==> flow/design.v <==
`timescale 1ns/1ps
module ram_single_port(
    input clk,
    input write_en,
    input reset,
    input [6:0] addr,
    input [7:0] data_in,
    output reg [7:0] data_out    
);
integer i;
reg [7:0] memory [63:0];
reg [7:0] temp;
reg [7:0] op_buff;
always@(posedge clk) 
begin
    if (reset == 1'b1)
    begin
        for (i=0;i<64;i=i+1) 
            memory[i] <= 8'h00;
        temp<=8'h00;
    end
    else
    begin
        if (write_en == 1)
        begin
            temp <= data_in;
            memory[addr[5:0]] <= data_in;
        end
        else
        begin
            temp <= memory[addr[5:0]];
            data_out <= memory[addr[5:0]];
        end
    end  
end
endmodule
# == Tool chain data of ram_single_port ==
# The steps from the RTL of ram_single_port to its reports follow in flow order.
# Lines are those of the file above, counted from 1.
# Operators: Yosys type, input widths -> output width; for muxes data width and select width s.
# Library cell names are shortened.
# The mark - stands for no value.
# design
top_module,ram_single_port
clock_port,clk
cell_library,sky130hd
pvt_corner,tt_025C_1v80

# == Elaborated design ==
# Counts by Yosys on the flattened word-level netlist (proc, flatten, opt, wreduce; memories kept). Register bits leave out memories and registers merged into their read ports (data or address); mux counts leave out enables and synchronous resets folded into registers. Print and check cells are left out. Cells with the same type and inputs are merged into one.
# Yosys's memory passes give these memory sizes; they may raise the number of words (mostly to a power of two), join words into wider ones and drop unused or constant bits.
# bits
input_bits,18
word_cells,11
mem_bits_rw,512
register_bits,0
mem_count,1
output_inout_bits,8
# op_classes
n_mux,7
logic,2
reduce_logical,1
# memory_table
memory,size,width,line_no,text
memory,64,8,11,reg [7:0] memory [63:0];
# op_table
op,count
$mux 8,2
$mux 6,2
$mux 1,3
$not 1->1,2
$reduce_and 2->1,1

# == Depth ==
# Yosys ltp: most cells in a row. Word level: on the elaborated netlist, between registers, memories and ports. Mapped: between sequential cells and ports; inverters and the memories' decode and read muxes count.
# logic_depth
word_depth,2
abc_area,0
mapped_depth,9
depth_no_buf,5

# == Netlist ==
# Yosys stat after the flow's synthesis: flattened, memories mapped to cells. It holds for the ABC_AREA given above (unset counts as 0); a run with the other value may have another netlist.
# The area totals of this step are shown rounded.
# types
cell_type,count,type_area_um2
edfxtp_1,520,1.56E+04
and2_1,516,3.23E+03
a221oi_1,55,481.712
mux4_2,21,472.954
a22oi_1,62,465.446
mux2i_1,44,440.422
or2_2,68,425.408
clkbuf_1,84,315.302
mux2_2,26,292.781
nor2_1,74,277.766
buf_2,47,235.226
a221o_1,16,160.154
o221ai_1,18,157.651
a21oi_1,25,125.12
nand2_1,28,105.101
nand3b_1,14,105.101
a22o_1,11,96.342
o22ai_1,15,93.84
# Other cell types: 42; their cells: 187.
# mapped
n_buf,153
cells,1831
ffs,520
seq_area_mm2,0.0156
mapped_area_mm2,0.0243

# == Worst setup path after synthesis ==
# Source: OpenSTA report_checks on the synthesized netlist (no wires, ideal clock, input and output delay 20% of the period each), path of least setup slack; recovery checks are left aside. Register names are those of the netlist, which keeps one name where synthesis merged equal registers.
# synth_path
path_type,input port to flip-flop
startpoint,in addr[4]
endpoint,mem memory[12][0]
delay_ns,1.911
driving_pins,7
period_ns,5.0
path_slack_ns,2.089
path_buffers,4
launch_ns,1.000
in_delay_ns,1.000
setup_time_ns,0.309
required_time_ns,4.691
arrival_time_ns,2.602
period_less_setup_slack_ns,2.911
# "delay_ns" is the arrival time less input delay plus setup time.
# "driving_pins" counts driving pins, that of a launching flip-flop among them; a cell with two outputs on the path counts twice.
# "period_less_setup_slack_ns" is the clock period less the worst setup slack; recovery checks do not enter. This is arithmetic on one report: input and output delays are still those of the set period (20% each).
# Between the ends stands the longest chain of elaborated cells between them, by number of cells; it is not shown to be the way that was timed. Of several equally long chains one is given.
# Each line given opens the expression or statement behind the cell; cells for indexed reads and writes are added by Yosys, which also makes memories of some case tables.
# synth_via
cell_sequence,clkbuf_1 -> or3b_2 -> clkbuf_1 -> buf_2 -> buf_1 -> nor2_1 -> or2_2
elab_chain_len,2
cone_cells,2
cone_lines,2
classes_between,2 x mux
# synth_lines
item,line_no,text
from (decl),6,"input [6:0] addr,"
$mux 6,24,if (write_en == 1)
$mux 6,16,if (reset == 1'b1)
to (decl),11,reg [7:0] memory [63:0];

# == Path in the finished layout ==
# Path of least setup slack in the final report of run 1 (OpenROAD, finished layout, wires in). Where an end is a register, its clock arrival counts in the times.
# layout_path
path_type,input port to flip-flop
startpoint,in addr[2]
endpoint,mem memory[37][4]
setup_time_ns,0.30
period_ns,5.0
path_slack_ns,1.18
driving_pins,7
required_time_ns,5.29
launch_ns,1.00
path_buffers,2
arrival_time_ns,4.12
in_delay_ns,1.00
# Between the ends stands the longest chain of elaborated cells between them, by number of cells; it is not shown to be the way that was timed. Of several equally long chains one is given.
# layout_via
cell_sequence,buf_4 -> clkinv_1 -> buf_4 -> nor3b_1 -> nand2_1 -> nor2_1 -> or2_2
elab_chain_len,2
cone_cells,2
cone_lines,2
classes_between,2 x mux
# layout_lines
item,line_no,text
from (decl),6,"input [6:0] addr,"
$mux 6,24,if (write_en == 1)
$mux 6,16,if (reset == 1'b1)
to (decl),11,reg [7:0] memory [63:0];

# ram_single_port through Yosys and OpenROAD on sky130hd: 6 stored runs, unordered, with their settings and measured results. The constraints put input and output delay at 20% of the set period each and load the outputs with 0.01 pF.
# "worst_path_time_ns": the worst setup path's part of the clock period (all of it between registers, 20% less for each end at a port) less its slack. A launch clock that arrives late makes it longer, a capture clock that arrives late makes it shorter.
# Measured values are rounded.
# A setting shown as n/a is not set for that run.
stored run,CORE_ASPECT_RATIO,CORE_UTILIZATION,CTS_CLUSTER_SIZE,GPL_ROUTABILITY_DRIVEN,period_ns,CAP_MARGIN,CORE_MARGIN,SLEW_MARGIN,ABC_AREA,CELL_PAD_IN_SITES_DETAIL_PLACEMENT,CELL_PAD_IN_SITES_GLOBAL_PLACEMENT,CTS_CLUSTER_DIAMETER,GPL_TIMING_DRIVEN,MAX_ROUTING_LAYER,PLACE_DENSITY_LB_ADDON,TNS_END_PERCENT,SETUP_SLACK_MARGIN,MIN_ROUTING_LAYER,post_route_util_pct,setup_ws_ns,worst_path_time_ns,worst_setup_path_type,die_mm2,cell_area_final_mm2,synth_area_mm2,fin_tns_ns,timing.hold.ws_ns
run 1,0.77,47,53,0,5.0,20,2,20,n/a,n/a,n/a,n/a,n/a,n/a,n/a,n/a,n/a,n/a,52.6,1.18,2.82,input port to flip-flop,0.0536,0.027,0.0243,0.000,0.816
run 2,n/a,45,n/a,n/a,5.0,20,2,20,n/a,n/a,n/a,n/a,n/a,n/a,n/a,n/a,n/a,n/a,50.1,1.49,2.51,input port to flip-flop,0.0559,0.0269,0.0243,0.000,0.854
run 3,n/a,35,n/a,n/a,3.6,20,2,20,n/a,n/a,n/a,n/a,n/a,n/a,n/a,n/a,n/a,n/a,40.8,0.638,2.24,input port to flip-flop,0.0716,0.0281,0.0243,0.000,0.740
run 4,0.77,47,53,0,5.0,30,2,20,0,1,2,208,1,met4,0.01,85,n/a,n/a,50.3,1.24,2.76,input port to flip-flop,0.0536,0.0258,0.0243,0.000,0.852
run 5,n/a,45,n/a,n/a,3.6,20,2,20,n/a,n/a,n/a,n/a,n/a,n/a,n/a,n/a,0.03,n/a,51.4,0.769,2.11,input port to flip-flop,0.0559,0.0276,0.0243,0.000,0.726
run 6,1.66,41,34,1,6.47,25,2,10,0,1,2,39,0,met5,0.21,55,0.77,met1,46.5,0.915,4.26,input port to flip-flop,0.0613,0.0274,0.0243,0.000,0.825
